==> flow/design.v <==
module rst_synch(clk, rst_n, RST_n);
  input RST_n, clk;
  output rst_n;
  reg ff1, ff2;
  always_ff @(negedge clk, negedge RST_n)
    if (!RST_n) begin
      ff1 <= 1'b0;
      ff2 <= 1'b0;
    end else begin
      ff1 <= 1'b1;
      ff2 <= ff1;
    end
  assign rst_n = ff2;
endmodule
module PWM11(clk, rst_n, duty, PWM_sig);
  input clk, rst_n;
  input[10:0] duty;
  output reg PWM_sig;
  reg[10:0] cnt;
  always_ff @(posedge clk, negedge rst_n)
    if (!rst_n) begin
      cnt <= 1'b0;
      PWM_sig <= 1'b0;
    end else begin
      cnt <= cnt + 1;
      PWM_sig <= cnt < duty;
    end
endmodule
module mtr_drv(clk, rst_n, lft_duty, rght_duty, DIRL, DIRR, PWML, PWMR);
  input clk, rst_n;
  input[11:0] lft_duty, rght_duty;
  output PWML, PWMR, DIRL, DIRR;
  wire[10:0] abs_rght_duty, abs_lft_duty;
  assign DIRR = rght_duty[11];
  assign abs_rght_duty = DIRR ? (~rght_duty[10:0]) : rght_duty[10:0];
  assign DIRL = lft_duty[11];
  assign abs_lft_duty = DIRL ? (~lft_duty[10:0]) : lft_duty[10:0];
  PWM11 rght_PWM(.clk(clk), .rst_n(rst_n), .duty(abs_rght_duty), .PWM_sig(PWMR));
  PWM11 lft_PWM(.clk(clk), .rst_n(rst_n), .duty(abs_lft_duty), .PWM_sig(PWML));
endmodule
module err_compute_DP(clk,en_accum,clr_accum,sub,sel,IR_R0,IR_R1,IR_R2,IR_R3,
                    IR_L0,IR_L1,IR_L2,IR_L3,error);
  input clk;							 
  input en_accum,clr_accum;				 
  input sub;							 
  input [2:0] sel;						 
  input [11:0] IR_R0,IR_R1,IR_R2,IR_R3;  
  input [11:0] IR_L0,IR_L1,IR_L2,IR_L3;  
  output reg signed [15:0] error;	 
	wire [15:0] selected_IR; 
	assign selected_IR = (sel==3'b000) ? {4'h0, IR_R0} :
						(sel==3'b001) ? {4'h0, IR_L0} :
						(sel==3'b010) ? {3'h0, IR_R1, 1'b0} :
						(sel==3'b011) ? {3'h0, IR_L1, 1'b0} :
						(sel==3'b100) ? {2'h0, IR_R2, 2'h0} :
						(sel==3'b101) ? {2'h0, IR_L2, 2'h0} :
						(sel==3'b110) ? {1'b0, IR_R3, 3'h0} :
						{1'b0, IR_L3, 3'h0};
	wire [15:0] selected_IR_comp;
	assign selected_IR_comp = sub ? (~selected_IR + 1'b1) : selected_IR;
	wire [15:0] next_error;
	assign next_error = error + selected_IR_comp;
  always_ff @(posedge clk)
    if (clr_accum)
	  error <= 16'h0000;
	else if (en_accum)
	  error <= next_error;  
endmodule
module err_compute_SM(sel, err_vld, IR_vld, clr_accum, en_accum, clk, rst_n);
	typedef enum reg [1:0] {IDLE, ERR, ACCUM} state_t;
		state_t state, nxt_state;
	input IR_vld, clk, rst_n;
	output logic err_vld, clr_accum, en_accum;
	output logic [2:0] sel;
	logic inc_sel, clr_sel;  
	always_ff @(posedge clk, negedge rst_n)
		if(!rst_n)
			state <= IDLE;
		else
			state <= nxt_state;
	always_ff @(posedge clk, negedge rst_n)
		if(!rst_n)
			sel <= 3'h0;
		else if(clr_sel)
			sel <= 3'h0;
		else if(inc_sel)
			sel <= sel + 1;
	always_comb begin
		nxt_state = IDLE;
		err_vld = 0;
		clr_accum = 0;
		en_accum = 0;
		inc_sel = 0;
		clr_sel = 0;
		case(state)
			IDLE: if(IR_vld) begin  
					nxt_state = ERR;
					clr_accum = 1;  
				end
			ERR: begin
					nxt_state = ACCUM;
					en_accum = 1;  
				end
			ACCUM: if(sel == 3'h7) begin  
					nxt_state = IDLE;
					err_vld = 1;  
					clr_sel = 1;
				end else begin  
					nxt_state = ERR;
					inc_sel = 1;  
				end
			default: nxt_state = IDLE;  
		endcase
	end
endmodule
module err_compute(error, err_vld, IR_vld, clk, rst_n, IR_R0,IR_R1,IR_R2,IR_R3,
                    IR_L0,IR_L1,IR_L2,IR_L3);
	input [11:0] IR_R0,IR_R1,IR_R2,IR_R3;
	input [11:0] IR_L0,IR_L1,IR_L2,IR_L3;
	input IR_vld, clk, rst_n;
	output reg signed [15:0] error;
	output logic err_vld;
	logic en_accum, clr_accum;
	wire [2:0] sel;	
	err_compute_SM sm(.sel(sel), .err_vld(err_vld), .IR_vld(IR_vld), .clr_accum(clr_accum), .en_accum(en_accum), .clk(clk), .rst_n(rst_n));			
	err_compute_DP datapath(.clk(clk),.en_accum(en_accum),.clr_accum(clr_accum),.sub(sel[0]),.sel(sel),.IR_R0(IR_R0),.IR_R1(IR_R1),.IR_R2(IR_R2),.IR_R3(IR_R3),
                    .IR_L0(IR_L0),.IR_L1(IR_L1),.IR_L2(IR_L2),.IR_L3(IR_L3),.error(error));
endmodule
module SPI_mstr16(clk,rst_n,SS_n,SCLK,MOSI,MISO,wrt,cmd,done,rd_data);
  input clk,rst_n;
  input wrt;
  input [15:0] cmd;
  input MISO;
  output reg done;		 
  output reg SS_n;		 
  output SCLK, MOSI;
  output [15:0] rd_data;
  typedef enum reg[1:0] {IDLE, FRNT_PRCH, MAIN, BCK_PRCH} state_t;
  state_t state, nxt_state;
  reg [15:0] shft_reg;
  reg [4:0] sclk_div;
  reg MISO_smpl;
  reg [3:0] bit_cnt;
  logic set_done,initialize,rst_sclk_div,shft,smpl;
  wire SCLK_rise_nxt, SCLK_fall_nxt;
  always @(posedge clk)
    if (initialize)
	  shft_reg <= cmd;
	else if (shft)
	  shft_reg <= {shft_reg[14:0],MISO_smpl};
  assign rd_data = shft_reg;
  assign MOSI = shft_reg[15];
  always @(posedge clk)
    if (smpl)
	  MISO_smpl <= MISO;
  always @(posedge clk)
    if (rst_sclk_div)
	  sclk_div <= 5'b10111;
	else
	  sclk_div <= sclk_div + 1;
  assign SCLK = sclk_div[4];
  assign SCLK_fall_nxt = &sclk_div;
  assign SCLK_rise_nxt = ~sclk_div[4] & &sclk_div[3:0];
  always @(posedge clk)
    if (initialize)
	  bit_cnt <= 4'b0000;
	else if (shft)
	  bit_cnt <= bit_cnt + 1;
  always @(posedge clk,negedge rst_n)
    if (!rst_n)
	  done <= 1'b0;			 
	else if (set_done)
	  done <= 1'b1;
	else if (initialize)
	  done <= 1'b0;
  always @(posedge clk,negedge rst_n)
    if (!rst_n)
	  SS_n <= 1'b1;			 
	else if (set_done)
	  SS_n <= 1'b1;
	else if (initialize)
	  SS_n <= 1'b0;
  always @(posedge clk, negedge	rst_n)
    if (!rst_n)
	  state <= IDLE;
	else
	  state <= nxt_state;
  always_comb begin
    nxt_state = IDLE;
	initialize = 0;
	rst_sclk_div = 0;
	set_done = 0;
	shft = 0;
	smpl = 0;
	case (state)
	  IDLE : begin
	    if (wrt) begin
		  initialize = 1;
		  nxt_state = FRNT_PRCH;
		end	 
        rst_sclk_div = 1;			 
	  end
	  FRNT_PRCH : begin
	    if (SCLK_rise_nxt) begin
		  smpl = 1;
		  nxt_state = MAIN;
		end else
		  nxt_state = FRNT_PRCH;
	  end
	  MAIN : begin
	    smpl = SCLK_rise_nxt;
		shft = SCLK_fall_nxt;
		if (&bit_cnt & SCLK_rise_nxt)
		  nxt_state = BCK_PRCH;
		else
		  nxt_state = MAIN;
	  end
	  BCK_PRCH : begin
	    if (SCLK_fall_nxt) begin
		  rst_sclk_div = 1;			 
		  set_done = 1;
		  shft = 1;
		  nxt_state = IDLE;
		end else
		  nxt_state = BCK_PRCH;  
	  end
	endcase
  end
endmodule
module A2D_intf(res, cnv_cmplt, strt_cnv, chnnl, SS_n, SCLK, MOSI, MISO, clk, rst_n);
typedef enum reg [1:0] {IDLE, CMD1, WAIT, CMD2} state_t;
	state_t state, nxt_state;
input strt_cnv, clk, rst_n;
input [2:0] chnnl;
output logic cnv_cmplt;
output [11:0] res;
input MISO;
output SS_n, SCLK, MOSI;
logic wrt, cmplt;
wire done;
wire [15:0] rd_data;
assign res[11:0] = ~rd_data[11:0];  
SPI_mstr16 spi(.cmd({2'b00, chnnl, 11'h000}), .wrt(wrt), .done(done), .rd_data(rd_data),
				.SS_n(SS_n), .SCLK(SCLK), .MOSI(MOSI), .MISO(MISO), .clk(clk), .rst_n(rst_n));
always_ff @(posedge clk, negedge rst_n)
	if(!rst_n)
		state <= IDLE;
	else
		state <= nxt_state;
always_comb begin
	nxt_state = IDLE;
	wrt = 0;
	cmplt = 0;
	case(state)
		IDLE: if(strt_cnv) begin   
				nxt_state = CMD1;
				wrt = 1;           
			end
		CMD1: if(done)             
				nxt_state = WAIT;
			   else
				nxt_state = CMD1;
		WAIT: begin
				nxt_state = CMD2;  
				wrt = 1;           
			end
		CMD2: if(done) begin       
				nxt_state = IDLE;
				cmplt = 1;         
			end else begin
				nxt_state = CMD2;
			end
		default: nxt_state = IDLE;
	endcase
end
always_ff @(posedge clk, negedge rst_n)
	if(!rst_n) begin
		cnv_cmplt <= 0;
	end else if(strt_cnv) begin  
		cnv_cmplt <= 0;
	end else if(cmplt) begin  
		cnv_cmplt <= 1;
	end
endmodule
module IR_intf(clk, rst_n, IR_R0, IR_R1, IR_R2, IR_R3, IR_L0, IR_L1, IR_L2, IR_L3, IR_en, IR_vld, line_present, SS_n, SCLK, MOSI, MISO);
  localparam LINE_THRES = 12'h040;
  parameter FAST_SIM = 0;
  input MISO, clk, rst_n;
  output reg [11:0] IR_R0, IR_R1, IR_R2, IR_R3, IR_L0, IR_L1, IR_L2, IR_L3;
  output logic IR_en, IR_vld, line_present;
  output SS_n, SCLK, MOSI;
  reg [17:0] tmr;
  reg [11:0] IR_max;
  logic rst_tmr, strt_cnv, clr, EN_R0, EN_R1, EN_R2, EN_R3, EN_L0, EN_L1, EN_L2, EN_L3, inc_chnnl, clr_chnnl;
  logic [2:0] chnnl;
  wire nxt_round, settled, cnv_cmplt;
  wire [11:0] res;
  typedef enum reg [2:0] { IDLE, WAIT_TMR, IR_SETTLE, START_CNV, WAIT_CNV } state_t;
  state_t state, next_state;
  A2D_intf a2d(.clk(clk), .rst_n(rst_n), .chnnl(chnnl), .strt_cnv(strt_cnv), .SS_n(SS_n), .SCLK(SCLK), .MOSI(MOSI), .MISO(MISO), .cnv_cmplt(cnv_cmplt), .res(res));
  always_ff @(posedge clk)
    if (EN_R0)
      IR_R0 <= res;
  always_ff @(posedge clk)
    if (EN_R1)
      IR_R1 <= res;
  always_ff @(posedge clk)
    if (EN_R2)
      IR_R2 <= res;
  always_ff @(posedge clk)
    if (EN_R3)
      IR_R3 <= res;
  always_ff @(posedge clk)
    if (EN_L0)
      IR_L0 <= res;
  always_ff @(posedge clk)
    if (EN_L1)
      IR_L1 <= res;
  always_ff @(posedge clk)
    if (EN_L2)
      IR_L2 <= res;
  always_ff @(posedge clk)
    if (EN_L3)
      IR_L3 <= res;
  always_ff @(posedge clk, negedge rst_n)
	if(!rst_n)
	  chnnl <= 3'b000;
    else if (clr_chnnl)
      chnnl <= 3'b000;
    else if (inc_chnnl)
      chnnl <= chnnl + 1;
  always_ff @(posedge clk, negedge rst_n)
  	if(!rst_n)
	  tmr <= 18'h00000;
    else if (rst_tmr)
      tmr <= 18'h00000;
    else
      tmr <= tmr + 1;
  always_ff @(posedge clk, negedge rst_n)
    if (!rst_n)
      state <= IDLE;
    else
      state <= next_state;
  always_ff @(posedge clk, negedge rst_n)
    if (!rst_n)
      line_present <= 1'b0;
    else if (IR_vld) begin
      if (IR_max > LINE_THRES)
        line_present <= 1'b1;
      else
        line_present <= 1'b0;
    end
  always_ff @(posedge clk,negedge rst_n)
    if(!rst_n)
      IR_max <= 12'h000;
    else if (clr)
      IR_max <= 12'h000;
    else if (cnv_cmplt && res > IR_max)
      IR_max <= res;
  always_comb begin
	next_state = IDLE;
    clr = 0;
    IR_en = 0;
    IR_vld = 0;
    rst_tmr = 0;
    strt_cnv = 0;
    inc_chnnl = 0;
    clr_chnnl = 0;
    EN_R0 = 0;
    EN_R1 = 0;
    EN_R2 = 0;
    EN_R3 = 0;
    EN_L0 = 0;
    EN_L1 = 0;
    EN_L2 = 0;
    EN_L3 = 0;
    case(state)
      default : begin
        clr = 1;
        rst_tmr = 1;
        next_state = WAIT_TMR;
      end
      WAIT_TMR : if (nxt_round) begin
        rst_tmr = 1;
        next_state = IR_SETTLE;
        clr = 1;
      end else begin
        clr = 1;
        next_state = WAIT_TMR;
      end
      IR_SETTLE : if (settled) begin
        IR_en = 1;
        clr_chnnl = 1;
        next_state = START_CNV;
      end else begin
        IR_en = 1;
        next_state = IR_SETTLE;
      end
      START_CNV : begin
        IR_en = 1;
        strt_cnv = 1;
        next_state = WAIT_CNV;
      end
      WAIT_CNV : if (cnv_cmplt) begin
        case (chnnl)
          3'b001 : EN_R1 = 1;
          3'b010 : EN_R2 = 1;
          3'b011 : EN_R3 = 1;
          3'b100 : EN_L0 = 1;
          3'b101 : EN_L1 = 1;
          3'b110 : EN_L2 = 1;
          3'b111 : EN_L3 = 1;
          default : EN_R0 = 1;
        endcase
        inc_chnnl = 1;
        if (chnnl == 3'b111) begin
		      rst_tmr = 1;
          IR_vld = 1;
          next_state = IDLE;
        end else begin
          IR_en = 1;
          next_state = START_CNV;
        end
      end else begin
        IR_en = 1;
        next_state = WAIT_CNV;
      end
    endcase
  end
  generate 
    if (FAST_SIM) begin
      assign nxt_round = &tmr[13:0];
      assign settled = &tmr[10:0];
    end else begin
      assign nxt_round = &tmr;
      assign settled = &tmr[11:0];
    end 
  endgenerate
endmodule
module PID(lft_speed, rght_speed, moving, error, err_vld, go, line_present, clk, rst_n);
	parameter FAST_SIM = 0;       
	localparam P_coeff = 7'h06;   
	localparam I_coeff = 7'h01;   
	localparam D_coeff = 7'h38;   
	output [11:0] lft_speed;      
	output [11:0] rght_speed;     
	output wire moving;           
	input [15:0] error;
	input err_vld, go, line_present;
	input clk, rst_n;
	reg [10:0] FRWRD;             
	reg signed [14:0] P_term;
	reg signed [9:0] I_term;
	reg signed [14:0] D_term;
	reg signed [14:0] P_term_flopped;
	reg signed [9:0] I_term_flopped;
	reg signed [14:0] D_term_flopped;
	wire signed [14:0] PID;
	wire [11:0] FRWRD_sum;
	wire [11:0] FRWRD_diff;
	wire incr_en;
	assign PID = go ? (P_term_flopped + {{5{I_term_flopped[9]}},I_term_flopped} + D_term_flopped) : 15'h0000;
	assign moving = (FRWRD > 11'h080) ? 1'b1 : 1'b0;  
	assign lft_speed = moving ? FRWRD_sum : {1'b0, FRWRD};  
	assign rght_speed = moving ? FRWRD_diff : {1'b0, FRWRD};  
	assign FRWRD_sum = {1'b0, FRWRD} + PID[14:3];  
	assign FRWRD_diff = {1'b0, FRWRD} - PID[14:3];
	assign incr_en = err_vld && ~&FRWRD[9:8];  
	always_ff @(posedge clk) begin
		P_term_flopped <= P_term;
		I_term_flopped <= I_term;  
		D_term_flopped <= D_term;
	end
	generate
		if(FAST_SIM) begin
			always_ff @(posedge clk, negedge rst_n)
				if(!rst_n)
					FRWRD <= 11'h000;
				else if(!go)
					FRWRD <= 11'h000;
				else if(incr_en)
					FRWRD <= FRWRD + 6'h20;
		end else begin
			always_ff @(posedge clk, negedge rst_n)
				if(!rst_n)
					FRWRD <= 11'h000;
				else if(!go)
					FRWRD <= 11'h000;
				else if(incr_en)
					FRWRD <= FRWRD + 6'h04;
		end
	endgenerate
	wire signed [10:0] err_sat;
	assign err_sat = (!error[15] && |error[14:10]) ? 11'h3ff :
						(error[15] && ~&error[14:10]) ? 11'h400 :
						error[10:0];
	assign P_term = $signed(P_coeff)*err_sat;  
	logic [10:0] err_sat_flopped, prev_err;
	wire [10:0] D_diff;
	wire signed [7:0] D_diff_sat;
	always_ff @(posedge clk, negedge rst_n)
		if(!rst_n) begin
			err_sat_flopped <= 11'h000;
			prev_err <= 11'h000;
		end else if(err_vld) begin
			err_sat_flopped <= err_sat;
			prev_err <= err_sat_flopped;
		end
	assign D_diff = err_sat - prev_err;
	assign D_diff_sat = (!D_diff[10] && |D_diff[9:7]) ? 8'h7f :
						(D_diff[10] && ~&D_diff[9:7]) ? 8'h80 :
						D_diff[7:0];
	assign D_term = $signed(D_coeff)*D_diff_sat;
	logic signed [15:0] integrator;
    logic [15:0] ext_err_sat;  
    logic [15:0] temp_sum;  
    logic [15:0] res_sum;  
    logic overflow_sel;  
    logic res_sel;  
    assign ext_err_sat = { {5{err_sat[10]}}, err_sat[10:0] };
    assign temp_sum = integrator + ext_err_sat;  
    assign res_sum = (~overflow_sel && err_vld) ? temp_sum : integrator;  
	assign I_term = $signed(I_coeff)*integrator[15:6];
    always_ff @(posedge clk, negedge rst_n)
        if (!rst_n)
            integrator <= 0;
        else if (res_sel)
            integrator <= 0;
        else
            integrator <= res_sum;
    always_comb begin
        overflow_sel = 0;
        if (ext_err_sat[15] == integrator[15] && ext_err_sat[15] != temp_sum[15]) begin
            overflow_sel = 1;
        end
    end
    logic prev_line;  
    always_ff @(posedge clk, negedge rst_n)
        if (!rst_n) 
            prev_line <= 0;
        else
            prev_line <= line_present;
    logic pos_edge;  
    assign pos_edge = (prev_line == 0) && (line_present == 1);
    assign res_sel = pos_edge | (~go) | (~moving);
endmodule
module UART_rcv(rdy, rx_data, clr_rdy, RX, clk, rst_n);
typedef enum reg [1:0] {IDLE, START, RXS} state_t;
	state_t state, nxt_state;
input clk, rst_n;
input clr_rdy;
output [7:0] rx_data;
input RX;
output reg rdy;
reg [12:0] baud_cnt;
reg [3:0] bit_cnt;
reg [8:0] rx_shft_reg;
reg RX_metastable, RX_stable, RX_previous;
reg start, shift, receiving, set_rdy;  
always_ff @(posedge clk)
	if(start)
		bit_cnt <= 4'h0;
	else if(shift)
		bit_cnt <= bit_cnt+1;
always_ff @(posedge clk)
	if(start)
		baud_cnt <= 13'h0000;
	else if(shift)
		baud_cnt <= 13'h0000;
	else if(receiving)
		baud_cnt <= baud_cnt+1;
assign shift = (baud_cnt == 13'h1458);  
always_ff @(posedge clk)
	RX_metastable <= RX;
always_ff @(posedge clk) begin
	RX_stable <= RX_metastable;
	RX_previous <= RX_stable;  
end
always_ff @(posedge clk)
	if(shift)
		rx_shft_reg <= {RX_stable, rx_shft_reg} >> 1;  
assign rx_data = rx_shft_reg;
always_ff @(posedge clk, negedge rst_n)
	if(!rst_n)
		rdy <= 1'b0;
	else if(clr_rdy || start)
		rdy <= 1'b0;
	else if(set_rdy)
		rdy <= 1'b1;
always_ff @(posedge clk, negedge rst_n)
	if(!rst_n)
		state <= IDLE;
	else
		state <= nxt_state;
always_comb begin
	nxt_state = IDLE;
	start = 0;
	receiving = 0;
	set_rdy = 0;
	case(state)
		IDLE: if(!RX_stable && RX_previous) begin  
				nxt_state = START;
				start = 1;
			end
		START: begin
			nxt_state = RXS;
			receiving = 1;
			end
		RXS: if(bit_cnt == 4'h9) begin  
				nxt_state = IDLE;
				set_rdy = 1;
			end else begin
				nxt_state = RXS;
				receiving = 1;
			end
		default: nxt_state = IDLE;  
	endcase
end
endmodule
module UART_wrapper(cmd_rdy, clr_cmd_rdy, cmd, RX, clk, rst_n);
typedef enum reg [1:0] {BYTE1, BYTE2} state_t;
	state_t state, nxt_state;
input clr_cmd_rdy, RX, clk, rst_n;
output logic [15:0] cmd;
output logic cmd_rdy;
wire rx_rdy;
wire [7:0] rx_data;
logic clr_rx_rdy, set_cmd_rdy, shft_byte;
UART_rcv UART_rx(.clk(clk),.rst_n(rst_n),.RX(RX),.rdy(rx_rdy),.rx_data(rx_data),.clr_rdy(clr_rx_rdy));
always_ff @(posedge clk)
	if(shft_byte)
		cmd <= {cmd[7:0],rx_data[7:0]};  
always_ff @(posedge clk, negedge rst_n)
	if(!rst_n)
		state <= BYTE1;
	else
		state <= nxt_state;
always_comb begin
	nxt_state = BYTE1;
	clr_rx_rdy = 0;
	shft_byte = 0;
	set_cmd_rdy = 0;
	case(state)
		BYTE1: if(rx_rdy) begin  
			shft_byte = 1;  
			clr_rx_rdy = 1;  
			nxt_state = BYTE2;
		end
		BYTE2: if(rx_rdy) begin  
			shft_byte = 1;  
			clr_rx_rdy = 1;  
			set_cmd_rdy = 1;  
			nxt_state = BYTE1;
		end else
			nxt_state = BYTE2;
		default: nxt_state = BYTE1;
	endcase
end
always_ff @(posedge clk, negedge rst_n)
	if(!rst_n)
		cmd_rdy <= 0;
	else if(clr_cmd_rdy)
		cmd_rdy <= 0;
	else if(set_cmd_rdy)
		cmd_rdy <= 1;
endmodule
module cmd_proc(clk,rst_n,BMPL_n,BMPR_n,go,err_opn_lp,line_present,buzz,RX);
input clk,rst_n,BMPL_n,BMPR_n,RX,line_present;
output logic go;
output logic buzz;
output reg [15:0] err_opn_lp;
logic last_veer_right, nxt_cmd, cmd_rdy, cap_cmd, rst_tmr;
logic [15:0] cmd;
logic [1:0] cmd_reg;
logic [15:0] cmd_shft_reg;
logic [25:0] tmr;
logic REV_tmr1, REV_tmr2, BMP_DBNC_tmr;
logic shft;
logic en_buzz;
logic [14:0] buzz_cntr;
parameter FAST_SIM = 0;
UART_wrapper UART(.cmd(cmd), .cmd_rdy(cmd_rdy), .clr_cmd_rdy(cap_cmd), .RX(RX), .clk(clk), .rst_n(rst_n));
always_ff @(posedge clk, negedge rst_n)begin 
	if(!rst_n)
		cmd_shft_reg[15:0] <= 16'h0000;
	else if(cap_cmd) begin 
		cmd_shft_reg[15:0] <= cmd[15:0];
	end else if(shft) begin 
		cmd_shft_reg[15:0] <= {2'b0 , cmd_shft_reg[15:2]}; 
	end 
end 
assign cmd_reg[1:0] = cmd_shft_reg[1:0];
always_ff@(posedge clk, negedge rst_n) begin 
	if(!rst_n)
		buzz_cntr <= 15'b000000000000000;
	else if(en_buzz)
		buzz_cntr <= buzz_cntr + 1;
end 
assign buzz = buzz_cntr[14];
always_ff @(posedge clk, negedge rst_n) begin 
	if(!rst_n)
		last_veer_right <= 0;
	else if(nxt_cmd)
		last_veer_right <= cmd_reg[0];
end 
always_ff @(posedge clk, negedge rst_n) begin
	if(!rst_n)
		tmr <= 0;
	else if(rst_tmr)
		tmr <= 0;
	else
		tmr <= tmr + 1;
end 
typedef enum reg [3:0] { IDLE, READY, CLR_GO, ASSERT_ERR_OPN_LP_1,ASSERT_ERR_OPN_LP_2, RST_ERR_OPN_LP, ASSERT_LFT_RGHT_ERR,BUZZ_100MS, BUZZ, REGULAR_VEER} state_t;
state_t state, next_state;
  always_ff @(posedge clk, negedge rst_n)
    if (!rst_n)
      state <= IDLE;
    else
      state <= next_state;
assign shft = nxt_cmd;
always_comb begin 
	next_state = IDLE;
	nxt_cmd = 0;
	cap_cmd = 0;
	err_opn_lp = 0;
	go = 0;
	rst_tmr = 0;
	en_buzz = 0;
	case (state) 
	IDLE : begin 
		if(cmd_rdy && line_present) begin 
			next_state = READY;
			cap_cmd = 1;
			go = 1;
		end else
			next_state = IDLE;
	end 
	READY : begin
		cap_cmd = 0;
		if(line_present) begin 
			if(!BMPL_n || !BMPR_n) begin 
				go = 0;
				rst_tmr = 1;
				en_buzz = 1;
				next_state = BUZZ_100MS;
				if(BMPL_n && BMPR_n)
					next_state = READY;
				else
					next_state = BUZZ;
			end else begin
				go = 1;
				next_state = READY;
			end
		end else if(cmd_shft_reg[1:0] == 2'b11) begin 
			go = 0;
			rst_tmr = 1;
			next_state = ASSERT_ERR_OPN_LP_1;
		end else if(|cmd_shft_reg[1:0]) begin
			go = 1;
			rst_tmr = 1;
			next_state = REGULAR_VEER;
		end else begin 
			go = 0;
			rst_tmr = 1;
			next_state = IDLE;
		end 
	end
	REGULAR_VEER : begin
		go = 1;
		if(cmd_shft_reg[0]) begin
			err_opn_lp = 16'h340;
			next_state = REGULAR_VEER;
		end else begin
			err_opn_lp = -16'h340;
			next_state = REGULAR_VEER;
		end 
		if(line_present) begin 
			nxt_cmd = 1;
			next_state = READY;
		end else
			next_state = REGULAR_VEER;
	end
	ASSERT_ERR_OPN_LP_1 : begin 
		go = 1;
		if(!last_veer_right) begin 
			if(!REV_tmr1) begin 
				err_opn_lp = -16'h1E0;
				next_state = ASSERT_ERR_OPN_LP_1;
			end else begin 
				go = 0;
				rst_tmr = 1;
				next_state = ASSERT_ERR_OPN_LP_2;
			end 
		end else begin 
			if(!REV_tmr1) begin 
				err_opn_lp = 16'h1E0;
				next_state = ASSERT_ERR_OPN_LP_1;
			end else begin 
				go = 0;
				rst_tmr = 1;
				next_state = ASSERT_ERR_OPN_LP_2;
			end 
		end
	end 
	ASSERT_ERR_OPN_LP_2 : begin 
		go = 1;
		if(!last_veer_right) begin 
			if(!REV_tmr2) begin 
				err_opn_lp = 16'h380;
				next_state = ASSERT_ERR_OPN_LP_2;
			end else begin 
				rst_tmr = 1;
				next_state = RST_ERR_OPN_LP;
			end 
		end else begin 
			if(!REV_tmr2) begin 
				err_opn_lp = -16'h380;
				next_state = ASSERT_ERR_OPN_LP_2;
			end else begin 
				rst_tmr = 1;
				next_state = RST_ERR_OPN_LP;
			end 
		end
	end 
	RST_ERR_OPN_LP : begin
		go = 1; 
		err_opn_lp = 0;
		if(line_present) begin
			nxt_cmd = 1;
			next_state = READY;
		end	else
			next_state = RST_ERR_OPN_LP;
	end 
	BUZZ_100MS : begin
		en_buzz = 1;
		if(BMP_DBNC_tmr) begin 
			if(BMPL_n && BMPR_n) begin 
				en_buzz = 0;
				next_state = READY;
			end else begin 
				next_state = BUZZ;
			end
		end else
			next_state = BUZZ_100MS;
	end 
	BUZZ : begin
		en_buzz = 1;
		if(BMPL_n && BMPR_n) begin 
			en_buzz = 0;
			next_state = READY;
		end else begin 
			next_state = BUZZ;
		end
	end 
	endcase
end 
 generate 
    if (FAST_SIM) begin
      assign REV_tmr1 = tmr[20:16] == 5'h0A ? 1'b1 : 1'b0;
      assign REV_tmr2 = tmr[20:16] == 5'h10 ? 1'b1 : 1'b0;
	  assign BMP_DBNC_tmr = &tmr[16:0];
    end else begin
      assign REV_tmr1 = tmr[20:16] == 5'h16 ? 1'b1 : 1'b0;
      assign REV_tmr2 = tmr[25:21] == 5'h1F ? 1'b1 : 1'b0;
	  assign BMP_DBNC_tmr = &tmr[21:0];
    end 
  endgenerate
endmodule 
module MazeRunner(clk,RST_n,SS_n,MOSI,MISO,SCLK,PWMR,PWML,
                  DIRR,DIRL,IR_EN,BMPL_n,BMPR_n,buzz,
				  buzz_n,RX,LED);
  input clk;		 
  input RST_n;		 
  output SS_n;		 
  output MOSI;		 
  output SCLK;		 
  input MISO;		 
  output PWMR;		 
  output PWML;		 
  output DIRR;		 
  output DIRL;		 
  output IR_EN;		 
  input BMPL_n;		 
  input BMPR_n;		 
  output buzz;		 
  output buzz_n;
  input RX;			 
  output [7:0] LED;	 
  wire rst_n;		 
  wire send_resp;	 
  wire cmd_rdy;		 
  wire [15:0] cmd;	 
  wire clr_cmd_rdy;	 
  wire [11:0] IR_R0,IR_R1,IR_R2,IR_R3;
  wire [11:0] IR_L0,IR_L1,IR_L2,IR_L3;
  wire moving;
  wire IR_vld;					 
  wire line_present;		 
  wire err_vld;				 
  wire go;
  wire [15:0] err_raw;		 
  wire [15:0] err_opn_lp;	 
  wire [15:0] error;		 
  wire signed [11:0] lft_spd,rght_spd;
  wire bmp_raw;				 
  localparam FAST_SIM = 1;		 
  rst_synch iRST(.clk(clk),.RST_n(RST_n),.rst_n(rst_n));
  mtr_drv iDRV(.clk(clk), .rst_n(rst_n), .lft_duty(lft_spd), .rght_duty(rght_spd), .DIRL(DIRL), .DIRR(DIRR), .PWML(PWML), .PWMR(PWMR));
  IR_intf #(.FAST_SIM(FAST_SIM)) iINTF(.clk(clk), .rst_n(rst_n), .IR_R0(IR_R0), .IR_R1(IR_R1), .IR_R2(IR_R2), .IR_R3(IR_R3), .IR_L0(IR_L0), .IR_L1(IR_L1), .IR_L2(IR_L2), .IR_L3(IR_L3), .IR_en(IR_EN), .IR_vld(IR_vld), .line_present(line_present), .SS_n(SS_n), .SCLK(SCLK), .MOSI(MOSI), .MISO(MISO));
  err_compute iERR(.error(err_raw), .err_vld(err_vld), .IR_R0(IR_R0), .IR_L0(IR_L0), .IR_R1(IR_R1), .IR_L1(IR_L1), .IR_R2(IR_R2), .IR_L2(IR_L2), .IR_R3(IR_R3), .IR_L3(IR_L3), .IR_vld(IR_vld), .clk(clk), .rst_n(rst_n));
  cmd_proc #(FAST_SIM) iCMDPROC(.clk(clk), .rst_n(rst_n), .BMPL_n(BMPL_n), .BMPR_n(BMPR_n), .go(go), .err_opn_lp(err_opn_lp), .line_present(line_present), .buzz(buzz), .RX(RX));
  assign buzz_n = ~buzz;
  assign error = (line_present) ? err_raw : err_opn_lp;	 
  PID #(.FAST_SIM(FAST_SIM)) iPID(.clk(clk), .rst_n(rst_n), .lft_speed(lft_spd), .rght_speed(rght_spd), .moving(moving), .error(error), .err_vld(err_vld), .go(go), .line_present(line_present));
  assign LED = 0;  
endmodule
### Reports on MazeRunner

What the tools print for MazeRunner, step after step.
Lines are those of the file above, counted from 1.
The mark n/a stands for no value.

| inputs | value |
|---|---|
| top | MazeRunner |
| clock input | clk |
| cell library | sky130hd |
| timing corner | tt_025C_1v80 |

### Word level

Counts by Yosys on the flattened word-level netlist (proc, flatten, opt, wreduce; memories kept). Register bits leave out memories and registers merged into their read ports (data or address). Print and check cells are left out.

| cells by class | value |
|---|---|
| add/subtract/negate cells | 20 |
| multipliers | 2 |
| divide/modulo/power cells | 0 |
| order comparisons | 5 |
| equality and inequality tests | 44 |
| shift operators | 0 |
| mux-type cells | 172 |
| bitwise gates (word level) | 14 |
| reductions and logical operators | 65 |

Operator list:

| kind | number |
|---|---|
| 2-to-1 mux 16 bit | 12 |
| 2-to-1 mux 15 bit | 8 |
| 2-to-1 mux 1 bit | 93 |
| 2-to-1 mux 11 bit | 6 |
| multiplier 4 x 8 -> 12 bit with constant A | 1 |
| case mux 16 bit (select 3 bit) | 1 |
| 2-to-1 mux 12 bit | 4 |
| multiplier 3 x 11 -> 14 bit with constant A | 1 |
| adder 16 bit | 2 |
| case mux 4 bit (select 8 bit) | 1 |
| adder 15 bit | 2 |
| 2-to-1 mux 4 bit | 7 |
| equality test 3 bit with constant B | 9 |
| adder 26 x 1 -> 26 bit with constant B | 1 |
| 2-to-1 mux 26 bit | 1 |
| adder 11 x 1 -> 11 bit with constant B | 2 |
| < comparator 11 bit | 2 |
| inverter 11 bit | 2 |
| case mux 1 bit (select 3 bit) | 7 |
| 2-to-1 mux 3 bit | 7 |
| nonzero test 2 bit | 10 |
| adder 18 x 1 -> 18 bit with constant B | 1 |
| OR reduction 2 bit | 9 |
| equality test 3 x 2 -> 1 bit with constant B | 6 |
| OR reduction 3 bit | 6 |
| 2-to-1 mux 18 bit | 1 |
| AND reduction 17 bit | 1 |
| inverter 15 -> 16 bit | 1 |

Other operator kinds: 55; their cells: 118.

| storage and ports | value |
|---|---|
| bits in registers | 411 |
| bits in latches | 0 |
| RAM bits | 0 |
| ROM bits | 0 |
| clocked read ports x word width | 0 |
| memories | 0 |
| output and inout port bits | 18 |
| elaborated cells | 378 |

### Depth

Yosys ltp: most cells in a row. Word level: on the elaborated netlist, between registers, memories and ports. Mapped: between sequential cells and ports; inverters and the memories' decode and read muxes count.

| depth | value |
|---|---|
| word-level depth | 19 |
| ABC_AREA | 0 |
| mapped depth | 29 |

### Synthesis result

The flow's flattened synthesis, as Yosys stat reports it; memories are mapped. The netlist is that of the ABC_AREA named above (0 if unset); the other value can give another one.
Totals and module areas in this step are rounded.

Cell types:

| type | number |
|---|---|
| sky130_fd_sc_hd__dfrtp_1 | 181 |
| sky130_fd_sc_hd__edfxtp_1 | 125 |
| sky130_fd_sc_hd__ha_1 | 163 |
| sky130_fd_sc_hd__dfxtp_1 | 93 |
| sky130_fd_sc_hd__xnor2_1 | 113 |
| sky130_fd_sc_hd__nand2_1 | 213 |
| sky130_fd_sc_hd__nor2_1 | 192 |
| sky130_fd_sc_hd__a21oi_1 | 137 |
| sky130_fd_sc_hd__xor2_1 | 65 |
| sky130_fd_sc_hd__inv_1 | 139 |
| sky130_fd_sc_hd__o21ai_0 | 100 |
| sky130_fd_sc_hd__fa_1 | 22 |
| sky130_fd_sc_hd__mux2i_1 | 39 |
| sky130_fd_sc_hd__nand3_1 | 61 |
| sky130_fd_sc_hd__a21o_1 | 34 |
| sky130_fd_sc_hd__and3_1 | 35 |
| sky130_fd_sc_hd__dfstp_2 | 8 |
| sky130_fd_sc_hd__nand4_1 | 32 |

Other cell types: 66; their cells: 424.

| synthesis totals | value |
|---|---|
| mapped cells | 2,176 |
| chip area (Yosys) | 0.022 mm² |
| flip-flop cells | 409 |

By module: a second synthesis without flattening, with its own total; a netlist apart from the flattened one above.

| second synthesis, totals | value |
|---|---|
| cell total of the unflattened synthesis | 2,162 |
| area total of the unflattened synthesis | 0.023 mm² |

Each row is one instance without its submodules.

Modules:

| module | times used | cells | area (mm²) | seq. area (mm²) |
|---|---|---|---|---|
| PID #(FAST_SIM=1) | 1 | 718 | 0.0066 | 0.0018 |
| IR_intf #(FAST_SIM=1) | 1 | 338 | 0.0051 | 0.0038 |
| cmd_proc #(FAST_SIM=1) | 1 | 322 | 0.003 | 0.0015 |
| err_compute_DP | 1 | 282 | 0.0024 | 0.00032 |
| UART_rcv | 1 | 132 | 0.0014 | 0.00077 |
| PWM11 | 2 | 70 | 0.00071 | 0.0003 |
| SPI_mstr16 | 1 | 99 | 0.0014 | 0.00084 |
| UART_wrapper | 1 | 24 | 0.0006 | 0.00056 |
| MazeRunner | 1 | 28 | 0.00032 | 0 |
| err_compute_SM | 1 | 19 | 0.00026 | 0.00015 |
| A2D_intf | 1 | 31 | 0.00024 | 0.00013 |
| mtr_drv | 1 | 26 | 0.00023 | 0 |
| rst_synch | 1 | 3 | 0.000054 | 0.00005 |
| err_compute | 1 | 0 | 0 | 0 |

--- measured runs ---
Module MazeRunner, platform sky130hd: 6 stored runs of the flow (Yosys, OpenROAD) with differing settings, in no particular order. Input and output delays are each 20% of the period that was set; the output load is 0.01 pF.
By "clock period reached" is meant the clock period of the run minus its worst setup slack. This is arithmetic on one report: input and output delays are still those of the set period (20% each).
By "power consumption" is meant OpenSTA's value without simulated activity: inputs other than the clock are taken to toggle once in ten clock periods, and the tool carries that through the logic.
Results are given in rounded form.
Among the settings, - means not set for that run.

| stored run | CORE_UTILIZATION | PLACE_DENSITY | period_ns | CAP_MARGIN | CORE_MARGIN | SLEW_MARGIN | CELL_PAD_IN_SITES_DETAIL_PLACEMENT | CORE_ASPECT_RATIO | GPL_TIMING_DRIVEN | PLACE_DENSITY_LB_ADDON | SETUP_SLACK_MARGIN | ABC_AREA | CTS_CLUSTER_DIAMETER | CTS_CLUSTER_SIZE | GPL_ROUTABILITY_DRIVEN | HOLD_SLACK_MARGIN | MAX_ROUTING_LAYER | MIN_ROUTING_LAYER | die size (mm²) | utilization in the final report | power consumption (W) | worst setup slack after layout (ns) | Yosys chip area after synthesis (mm²) | worst hold slack in the final report (ns) | clock period reached (ns) |
|---|---|---|---|---|---|---|---|---|---|---|---|---|---|---|---|---|---|---|---|---|---|---|---|---|---|
| run 1 | 40 | 0.6 | 9.13 | 20 | 2 | 20 | - | - | - | - | - | - | - | - | - | - | - | - | 0.057 | 0.45 | 0.0039 | 1.6 | 0.022 | 0.30 | 7.484 |
| run 2 | 18 | - | 10.0 | 20 | 2 | 35 | 1 | 1.72 | 0 | 0.25 | 2.27 | - | - | - | - | - | - | - | 0.13 | 0.22 | 0.0037 | 2.7 | 0.022 | 0.30 | 7.343 |
| run 3 | 16 | 0.57 | 13.5 | 20 | 2 | 5 | - | - | 0 | - | -0.12 | 1 | 77 | 40 | 0 | 0.19 | met4 | met2 | 0.14 | 0.19 | 0.0022 | 3.6 | 0.022 | 0.30 | 9.890 |
| run 4 | 40 | 0.6 | 7.84 | 20 | 2 | 20 | - | - | - | - | -0.77 | - | - | - | - | - | - | - | 0.057 | 0.45 | 0.0045 | 0.61 | 0.022 | 0.30 | 7.233 |
| run 5 | 68 | - | 10.7 | 15 | 6 | 0 | - | 0.7 | - | 0.26 | -0.2 | - | - | - | 0 | - | met4 | - | 0.037 | 0.76 | 0.0032 | 2.5 | 0.022 | 0.31 | 8.241 |
| run 6 | 23 | - | 8.92 | 15 | 4 | 20 | 1 | 0.72 | - | 0.17 | -0.24 | 0 | - | - | - | - | - | met1 | 0.1 | 0.27 | 0.0041 | 1.4 | 0.022 | 0.30 | 7.490 |
--- end ---
